==> flow/design.v <==
module invert (input wire i, output wire o);
   assign o = !i;
endmodule
module and2 (input wire i0, i1, output wire o);
  assign o = i0 & i1;
endmodule
module or2 (input wire i0, i1, output wire o);
  assign o = i0 | i1;
endmodule
module xor2 (input wire i0, i1, output wire o);
  assign o = i0 ^ i1;
endmodule
module and3 (input wire i0, i1, i2, output wire o);
   wire t;
   and2 and2_0 (i0, i1, t);
   and2 and2_1 (i2, t, o);
endmodule
module or3 (input wire i0, i1, i2, output wire o);
   wire t;
   or2 or2_0 (i0, i1, t);
   or2 or2_1 (i2, t, o);
endmodule
module xor3 (input wire i0, i1, i2, output wire o);
   wire t;
   xor2 xor2_0 (i0, i1, t);
   xor2 xor2_1 (i2, t, o);
endmodule
module and5(input wire i0, i1, i2, i3, i4, output wire o);
  wire t1;
  and3 a1(i0,i1,i2,t1);
  and3 a2(i3,i4,t1,o);
endmodule
module or5(input wire i0, i1, i2, i3, i4, output wire o);
  wire t1;
  or3 o1(i0,i1,i2,t1);
  or3 o2(i3,i4,t1,o);
endmodule
module mux2 (input wire i0, i1, j, output wire o);
  assign o = (j==0)?i0:i1;
endmodule
module mux4 (input wire [0:3] i, input wire j1, j0, output wire o);
  wire  t0, t1;
  mux2 mux2_0 (i[0], i[1], j0, t0);
  mux2 mux2_1 (i[2], i[3], j0, t1);
  mux2 mux2_2 (t0, t1, j1, o);
endmodule
module mux8 (input wire [0:7] i, input wire j2, j1, j0, output wire o);
  wire  t0, t1;
  mux4 mux4_0 (i[0:3], j1, j0, t0);
  mux4 mux4_1 (i[4:7], j1, j0, t1);
  mux2 mux2_0 (t0, t1, j2, o);
endmodule
module mux16 (input wire [0:15] i, input wire j3, j2, j1, j0, output wire o);
  wire  t0, t1;
  mux8 mux8_0 (i[0:7], j2, j1, j0, t0);
  mux8 mux8_1 (i[8:15], j2, j1, j0, t1);
  mux2 mux2_0 (t0, t1, j3, o);
endmodule
module demux2 (input wire i, j, output wire o0, o1);
  assign o0 = (j==0)?i:1'b0;
  assign o1 = (j==1)?i:1'b0;
endmodule
module demux4 (input wire i, input wire j1, j0, output wire [0:3] o);
  wire  t0, t1;
  demux2 demux2_0 (i, j1, t0, t1);
  demux2 demux2_1 (t0, j0, o[0], o[1]);
  demux2 demux2_2 (t1, j0, o[2], o[3]);
endmodule
module demux8 (input wire i, j2, j1, j0, output wire [0:7] o);
  wire  t0, t1;
  demux2 demux2_0 (i, j2, t0, t1);
  demux4 demux4_0 (t0, j1, j0, o[0:3]);
  demux4 demux4_1 (t1, j1, j0, o[4:7]);
endmodule
module demux16 (input wire i, j3, j2, j1, j0, output wire [0:15] o);
  wire  t0, t1;
  demux2 demux2_0 (i, j3, t0, t1);
  demux8 demux4_0 (t0, j2, j1, j0, o[0:7]);
  demux8 demux4_1 (t1, j2, j1, j0, o[8:15]);
endmodule
module df (input wire clk, in, output wire out);
  reg df_out;
  always@(posedge clk) df_out <= in;
  assign out = df_out;
endmodule
module dfr (input wire clk, reset, in, output wire out);
  wire reset_, df_in;
  invert invert_0 (reset, reset_);
  and2 and2_0 (in, reset_, df_in);
  df df_0 (clk, df_in, out);
endmodule
module dfr16 (input wire clk,reset, input wire [15:0] in, output wire [15:0] out);
  dfr d0(clk,reset, in[0], out[0]);
  dfr d1(clk,reset, in[1], out[1]);
  dfr d2(clk,reset, in[2], out[2]);
  dfr d3(clk,reset, in[3], out[3]);
  dfr d4(clk,reset, in[4], out[4]);
  dfr d5(clk,reset, in[5], out[5]);
  dfr d6(clk,reset, in[6], out[6]);
  dfr d7(clk,reset, in[7], out[7]);
  dfr d8(clk,reset, in[8], out[8]);
  dfr d9(clk,reset, in[9], out[9]);
  dfr d10(clk,reset, in[10], out[10]);
  dfr d11(clk,reset, in[11], out[11]);
  dfr d12(clk,reset, in[12], out[12]);
  dfr d13(clk,reset, in[13], out[13]);
  dfr d14(clk,reset, in[14], out[14]);
  dfr d15(clk,reset, in[15], out[15]);
endmodule
module dfrl (input wire clk, reset, load, in, output wire out);
  wire _in;
  mux2 mux2_0(out, in, load, _in);
  dfr dfr_1(clk, reset, _in, out);
endmodule
module ha(input wire i0, i1, output wire sum, cout);
  xor2 _i0(i0, i1, sum);
  and2 _i1(i0, i1, cout);
endmodule
module fa (input wire i0, i1, cin, output wire sum, cout);
   wire t0, t1, t2;
   xor3 _i0 (i0, i1, cin, sum);
   and2 _i1 (i0, i1, t0);
   and2 _i2 (i1, cin, t1);
   and2 _i3 (cin, i0, t2);
   or3 _i4 (t0, t1, t2, cout);
endmodule
module addsub (input wire addsub, i0, i1, cin, output wire sumdiff, cout);
  wire t;
  fa _i0 (i0, t, cin, sumdiff, cout);
  xor2 _i1 (i1, addsub, t);
endmodule
module bin_counter(input wire clk, reset, in, output wire[3:0] out);
    wire[3:0] t0,t1;
    dfrl d0(clk,reset,in,t0[0],out[0]);
    dfrl d1(clk,reset,in,t0[1],out[1]);
    dfrl d2(clk,reset,in,t0[2],out[2]);
    dfrl d3(clk,reset,in,t0[3],out[3]);
    ha h0(out[0],in,t0[0],t1[0]);
    ha h1(out[1],t1[0],t0[1],t1[1]);
    ha h2(out[2],t1[1],t0[2],t1[2]);
    ha h3(out[3],t1[2],t0[3],t1[3]);
endmodule
module reg_file_slice (input wire clk, reset, wr, rd, input wire [3:0] rd_addr, wr_addr, input wire d_in, output wire d_out);
	wire [0:15] t1,t2;
	wire t3;
	demux16 dm1(wr, wr_addr[3], wr_addr[2], wr_addr[1], wr_addr[0], t1);
	dfrl d0 (clk,reset,t1[0] ,d_in,t2[0]);
	dfrl d1 (clk,reset,t1[1] ,d_in,t2[1]);
	dfrl d2 (clk,reset,t1[2] ,d_in,t2[2]);
	dfrl d3 (clk,reset,t1[3] ,d_in,t2[3]);
	dfrl d4 (clk,reset,t1[4] ,d_in,t2[4]);
	dfrl d5 (clk,reset,t1[5] ,d_in,t2[5]);
	dfrl d6 (clk,reset,t1[6] ,d_in,t2[6]);
	dfrl d7 (clk,reset,t1[7] ,d_in,t2[7]);
	dfrl d8 (clk,reset,t1[8] ,d_in,t2[8]);
	dfrl d9 (clk,reset,t1[9] ,d_in,t2[9]);
	dfrl d10(clk,reset,t1[10],d_in,t2[10]);
	dfrl d11(clk,reset,t1[11],d_in,t2[11]);
	dfrl d12(clk,reset,t1[12],d_in,t2[12]);
	dfrl d13(clk,reset,t1[13],d_in,t2[13]);
	dfrl d14(clk,reset,t1[14],d_in,t2[14]);
    dfrl d15(clk,reset,t1[15],d_in,t2[15]);
	mux16 m1(t2, rd_addr[3], rd_addr[2], rd_addr[1], rd_addr[0], t3);
	and2 a1(t3, rd, d_out);
endmodule
module full_empty(input wire[3:0] front,rear, output wire full, empty);
	wire [3:0] t,out;
	wire t1,t2;
	addsub as1(1, front[0], rear[0], 1, out[0], t[0]);
	addsub as2(1, front[1], rear[1], t[0], out[1], t[1]);
	addsub as3(1, front[2], rear[2], t[1], out[2], t[2]);
	addsub as4(1, front[3], rear[3], t[2], out[3], t[3]);
	invert i1(t[3],t1);
	and5 a1(out[0],out[1],out[2],out[3],1'b1,full);
	or5 o1(out[0],out[1],out[2],out[3],t1,t2);
	invert i2(t2,empty);
endmodule
module memory(input wire clk, reset, wr, rd, input wire[3:0] wr_addr, rd_addr, input wire[15:0] d_in, output wire[15:0] d_out);
	reg_file_slice r0 (clk,reset,wr,rd,rd_addr,wr_addr,d_in[0], d_out[0]);
	reg_file_slice r1 (clk,reset,wr,rd,rd_addr,wr_addr,d_in[1], d_out[1]);
	reg_file_slice r2 (clk,reset,wr,rd,rd_addr,wr_addr,d_in[2], d_out[2]);
	reg_file_slice r3 (clk,reset,wr,rd,rd_addr,wr_addr,d_in[3], d_out[3]);
	reg_file_slice r4 (clk,reset,wr,rd,rd_addr,wr_addr,d_in[4], d_out[4]);
	reg_file_slice r5 (clk,reset,wr,rd,rd_addr,wr_addr,d_in[5], d_out[5]);
	reg_file_slice r6 (clk,reset,wr,rd,rd_addr,wr_addr,d_in[6], d_out[6]);
	reg_file_slice r7 (clk,reset,wr,rd,rd_addr,wr_addr,d_in[7], d_out[7]);
	reg_file_slice r8 (clk,reset,wr,rd,rd_addr,wr_addr,d_in[8], d_out[8]);
	reg_file_slice r9 (clk,reset,wr,rd,rd_addr,wr_addr,d_in[9], d_out[9]);
	reg_file_slice r10(clk,reset,wr,rd,rd_addr,wr_addr,d_in[10],d_out[10]);
	reg_file_slice r11(clk,reset,wr,rd,rd_addr,wr_addr,d_in[11],d_out[11]);
	reg_file_slice r12(clk,reset,wr,rd,rd_addr,wr_addr,d_in[12],d_out[12]);
	reg_file_slice r13(clk,reset,wr,rd,rd_addr,wr_addr,d_in[13],d_out[13]);
	reg_file_slice r14(clk,reset,wr,rd,rd_addr,wr_addr,d_in[14],d_out[14]);
	reg_file_slice r15(clk,reset,wr,rd,rd_addr,wr_addr,d_in[15],d_out[15]);
endmodule
module fifo(input wire clk,reset,wr,rd, input wire[15:0] d_in, output wire full,empty, output wire[15:0] d_out);
	wire[3:0] front,rear;
	wire[15:0] t;
	wire front_inc,rear_inc,full_,empty_;
	full_empty f0(front,rear,full,empty);
	invert i0(full,full_);
	invert i1(empty,empty_);
	and2 a1(wr,full_,front_inc);
	bin_counter bc0(clk,reset,front_inc,front);
	and2 a2(rd,empty_,rear_inc);
	bin_counter bc1(clk,reset,rear_inc,rear);
	memory m0(clk, reset, front_inc, rear_inc, front, rear, d_in, t);
	dfr16 d0(clk, reset, t, d_out);
endmodule
Tool chain data of fifo
The steps from the RTL of fifo to its reports follow in flow order.
Lines are those of the file above, counted from 1.
A cell with n/a has no value.
- top: fifo
- clock: clk
- standard-cell library: sky130hd
- timing corner: tt_025C_1v80

After elaboration
Source: Yosys, flattened and elaborated, memories not mapped. Widths are those after wreduce; folded enables and synchronous resets count as part of the registers. Registers that Yosys merges into a memory's read port (data or address) are not register bits. Print and check cells do not count. Equal cells are merged and count once.
- noted mux-type cells: 534
- noted bitwise logic cells: 349
- reduce/logical cells at 4
- operators by type and width (operator ; number):
    1-bit 2-to-1 mux ; 534
    1-bit AND ; 317
    1-bit bitwise XOR ; 15
    1-bit OR ; 12
    1-bit inverter ; 5
    1-bit logical NOT ; 4
- register bits: 280
- input bits: 20
- noted output and inout bits: 18
- noted cells after elaboration: 1167

Depth
Depth = most cells in a row (Yosys ltp): at word level without a register or memory, in the mapped netlist without a sequential cell, where the memories' decode and read muxes count.
- depth in word-level cells at 23
- noted ABC_AREA: 0
- noted depth in mapped cells: 19
- depth with buffers taken out: 16

Netlist
The flow's flattened synthesis, as Yosys stat reports it; memories are mapped. The netlist is that of the ABC_AREA named above (0 if unset); the other value can give another one.
- standard cells after synthesis: 1399
- mapped area at 12234.2 sq um
- flip-flops at 280
- buffers at 144
- cells by type (type ; number):
    sky130_fd_sc_hd__dfxtp_1 ; 280
    sky130_fd_sc_hd__nand2_1 ; 520
    sky130_fd_sc_hd__mux4_2 ; 64
    sky130_fd_sc_hd__a21oi_1 ; 253
    sky130_fd_sc_hd__mux2i_1 ; 32
    sky130_fd_sc_hd__buf_4 ; 39
    sky130_fd_sc_hd__buf_2 ; 46
    sky130_fd_sc_hd__clkbuf_1 ; 45
    sky130_fd_sc_hd__nor3_4 ; 10
    sky130_fd_sc_hd__nand3_1 ; 20
    sky130_fd_sc_hd__o22ai_1 ; 16
    sky130_fd_sc_hd__ha_1 ; 7
    sky130_fd_sc_hd__buf_6 ; 7
    sky130_fd_sc_hd__a21oi_2 ; 7
    sky130_fd_sc_hd__fa_1 ; 3
    sky130_fd_sc_hd__and3_1 ; 7
    sky130_fd_sc_hd__clkbuf_2 ; 6
    sky130_fd_sc_hd__and3b_1 ; 3
Other cell types: 17; their cells: 34.
The figures by module come from a second, unflattened synthesis with its own total; it is not the netlist above.
- noted cell total of the unflattened synthesis: 1903
- area total of the unflattened synthesis: 20410.8 sq um
Each row is one instance without its submodules.
- modules (module ; times used ; cells ; area (sq um) ; sequential area (sq um)):
    mux2 ; 504 ; 1 ; 15.0 ; 0.0
    df ; 280 ; 1 ; 20.0 ; 20.0
    demux2 ; 240 ; 2 ; 16.3 ; 0.0
    and2 ; 322 ; 1 ; 6.3 ; 0.0
    invert ; 284 ; 1 ; 3.8 ; 0.0
    xor2 ; 20 ; 1 ; 8.8 ; 0.0
    or2 ; 12 ; 1 ; 6.3 ; 0.0
    full_empty ; 1 ; 1 ; 3.8 ; 0.0
    addsub ; 4 ; 0 ; 0.0 ; 0.0
    and3 ; 2 ; 0 ; 0.0 ; 0.0
    and5 ; 1 ; 0 ; 0.0 ; 0.0
    bin_counter ; 2 ; 0 ; 0.0 ; 0.0
    demux16 ; 16 ; 0 ; 0.0 ; 0.0
    demux4 ; 64 ; 0 ; 0.0 ; 0.0
Modules not listed: 15.

Path before layout
Path of least setup slack by OpenSTA after synthesis, without wires, with an ideal clock, recovery checks aside; 20% of the period is set as input and as output delay. Where synthesis merged equal registers, the netlist keeps one of their names.
- path kind: register to output
- start point: reg bc1.d1.dfr_1.df_0.df_out
- end point: out full
- noted clock period: 5000 ps
- output delay: 1000 ps
- noted data arrival time: 2890 ps
- required time: 4000 ps
- path slack at 1110 ps
- noted delay of the path: 2890 ps
- noted driving pins on the path: 13
- period reached after synthesis: 3890 ps
"delay of the path" is the arrival time less input delay plus setup time.
At an output port there is no setup time.
"driving pins on the path" counts driving pins, that of a launching flip-flop among them; a cell with two outputs on the path counts twice.
"period reached after synthesis" is the clock period less the worst setup slack; recovery checks do not enter. This is arithmetic on one report: input and output delays are still those of the set period (20% each).
The rows between start and end are the longest chain of elaborated cells between them; the timing report does not say that the signal goes this way. Where chains are equally long, one stands for them.
A line is the first line of the expression or statement that the cell stems from. Yosys adds cells for indexed reads and writes and turns some case tables into memories.
- path through: sky130_fd_sc_hd__dfxtp_1 -> sky130_fd_sc_hd__buf_4 -> sky130_fd_sc_hd__buf_4 -> sky130_fd_sc_hd__buf_2 -> sky130_fd_sc_hd__inv_1 -> sky130_fd_sc_hd__fa_1 -> sky130_fd_sc_hd__fa_1 -> sky130_fd_sc_hd__inv_1 -> sky130_fd_sc_hd__fa_1 -> sky130_fd_sc_hd__nand4bb_1 -> sky130_fd_sc_hd__buf_4 -> sky130_fd_sc_hd__inv_2 -> sky130_fd_sc_hd__buf_6
- noted length of the longest elaborated chain: 9
- elaborated cells between the ends (all ways): 16
- RTL lines with such cells: 4
- those cells by class: logic (16)
- ends and longest elaborated chain, after synthesis (item ; line ; text):
    from (decl) ; 82 ; reg df_out;
    from (assign) ; 83 ; always@(posedge clk) df_out <= in;
    1-bit inverter ; n/a ;
    1-bit AND ; 5 ; assign o = i0 & i1;
    1-bit OR x2 ; 8 ; assign o = i0 | i1;
    1-bit AND ; 5 ;
    1-bit OR x2 ; 8 ;
    1-bit bitwise XOR ; 11 ; assign o = i0 ^ i1;
    1-bit AND ; 5 ;
    to (decl) ; 196 ; module fifo(input wire clk,reset,wr,rd, input wire[15:0] d_in, output wire full,empty, output wire[15:0] d_out ...

Timing after layout
From the final timing report of stored run 1: the path of least setup slack in the routed layout; clock arrival at registers is part of the times.
The report prints the path's times to 10 ps; the period is as set.
- path kind: register to output
- start point: reg bc0.d0.dfr_1.df_0.df_out
- end point: out full
- noted clock period: 3380 ps
- output delay: 680 ps
- noted data arrival time: 2780 ps
- required time: 2700 ps
- path slack at -80 ps
- noted driving pins on the path: 12
The rows between start and end are the longest chain of elaborated cells between them; the timing report does not say that the signal goes this way. Where chains are equally long, one stands for them.
- path through: sky130_fd_sc_hd__dfxtp_2 -> sky130_fd_sc_hd__inv_1 -> sky130_fd_sc_hd__ha_1 -> sky130_fd_sc_hd__inv_2 -> sky130_fd_sc_hd__fa_2 -> sky130_fd_sc_hd__fa_2 -> sky130_fd_sc_hd__inv_2 -> sky130_fd_sc_hd__fa_1 -> sky130_fd_sc_hd__nand4bb_4 -> sky130_fd_sc_hd__inv_2 -> sky130_fd_sc_hd__buf_12 -> sky130_fd_sc_hd__buf_6
- noted length of the longest elaborated chain: 11
- elaborated cells between the ends (all ways): 19
- RTL lines with such cells: 3
- those cells by class: logic (19)
- ends and longest elaborated chain, after layout (item ; line ; text):
    from (decl) ; 82 ; reg df_out;
    from (assign) ; 83 ; always@(posedge clk) df_out <= in;
    1-bit AND ; 5 ; assign o = i0 & i1;
    1-bit OR x2 ; 8 ; assign o = i0 | i1;
    1-bit AND ; 5 ;
    1-bit OR x2 ; 8 ;
    1-bit AND ; 5 ;
    1-bit OR x2 ; 8 ;
    1-bit bitwise XOR ; 11 ; assign o = i0 ^ i1;
    1-bit AND ; 5 ;
    to (decl) ; 196 ; module fifo(input wire clk,reset,wr,rd, input wire[15:0] d_in, output wire full,empty, output wire[15:0] d_out ...

Subject: fifo on sky130hd, stored results

Hello all,

2 stored runs of fifo in the flow (synthesis by Yosys, layout by OpenROAD, sky130hd cells), in arbitrary order. Constraints: input delay and output delay 20% of the set period each, output load 0.01 pF.
"power consumption" is the tool's figure for a default switching activity; nothing was simulated.

Stored run 1

==> flow/run.sh <==
#!/bin/bash
# the make line also repeats the synthesis and layout settings of config.mk as NAME=value (left out here)
make -C /OpenROAD-flow-scripts/flow DESIGN_CONFIG=/design/flow/config.mk WORK_HOME=/design/flow/orfs CLKGATE_MAP_FILE= finish
==> flow/config.mk <==
export PLATFORM = sky130hd
export DESIGN_NAME = fifo
export DESIGN_NICKNAME = fifo
export VERILOG_FILES = /design/flow/design.v
export SDC_FILE = /design/flow/constraint.sdc
export NUM_CORES = 4
export LEC_CHECK = 0
export ABC_AREA = 0
export CAP_MARGIN = 20
export CELL_PAD_IN_SITES_DETAIL_PLACEMENT = 1
export CORE_ASPECT_RATIO = 1.71
export CORE_MARGIN = 3
export CORE_UTILIZATION = 24
export CTS_CLUSTER_SIZE = 37
export GPL_ROUTABILITY_DRIVEN = 0
export MIN_ROUTING_LAYER = met1
export PLACE_DENSITY_LB_ADDON = 0.05
export SLEW_MARGIN = 20
export TNS_END_PERCENT = 60
==> flow/constraint.sdc <==
create_clock -name core_clock -period 3.38 [get_ports {clk}]
set_input_delay 0.6760 -clock core_clock [delete_from_list [all_inputs] [get_ports {clk}]]
set_output_delay 0.6760 -clock core_clock [all_outputs]
set_load 0.01 [all_outputs]

Measured in stored run 1:
- mapped cell area after synthesis: 12234.2 sq um
- utilization of the finished layout at 29.1%
- area of the die: 53818.9 sq um
- worst setup slack after layout: -78 ps
- power consumption: 8.041 mW
- worst hold slack in the final report: 452 ps

Stored run 2

==> flow/run.sh <==
#!/bin/bash
# the make line also repeats the synthesis and layout settings of config.mk as NAME=value (left out here)
make -C /OpenROAD-flow-scripts/flow DESIGN_CONFIG=/design/flow/config.mk WORK_HOME=/design/flow/orfs CLKGATE_MAP_FILE= finish
==> flow/config.mk <==
export PLATFORM = sky130hd
export DESIGN_NAME = fifo
export DESIGN_NICKNAME = fifo
export VERILOG_FILES = /design/flow/design.v
export SDC_FILE = /design/flow/constraint.sdc
export NUM_CORES = 4
export LEC_CHECK = 0
export CAP_MARGIN = 30
export CELL_PAD_IN_SITES_GLOBAL_PLACEMENT = 0
export CORE_ASPECT_RATIO = 0.85
export CORE_MARGIN = 6
export CORE_UTILIZATION = 33
export CTS_CLUSTER_SIZE = 71
export GPL_ROUTABILITY_DRIVEN = 1
export MIN_ROUTING_LAYER = met1
export SLEW_MARGIN = 20
export TNS_END_PERCENT = 10
==> flow/constraint.sdc <==
create_clock -name core_clock -period 6.95 [get_ports {clk}]
set_input_delay 1.3900 -clock core_clock [delete_from_list [all_inputs] [get_ports {clk}]]
set_output_delay 1.3900 -clock core_clock [all_outputs]
set_load 0.01 [all_outputs]

Measured in stored run 2:
- mapped cell area after synthesis: 12234.2 sq um
- utilization of the finished layout at 37.4%
- area of the die: 41853.4 sq um
- worst setup slack after layout: 1700 ps
- power consumption: 3.654 mW
- worst hold slack in the final report: 451 ps

Thanks
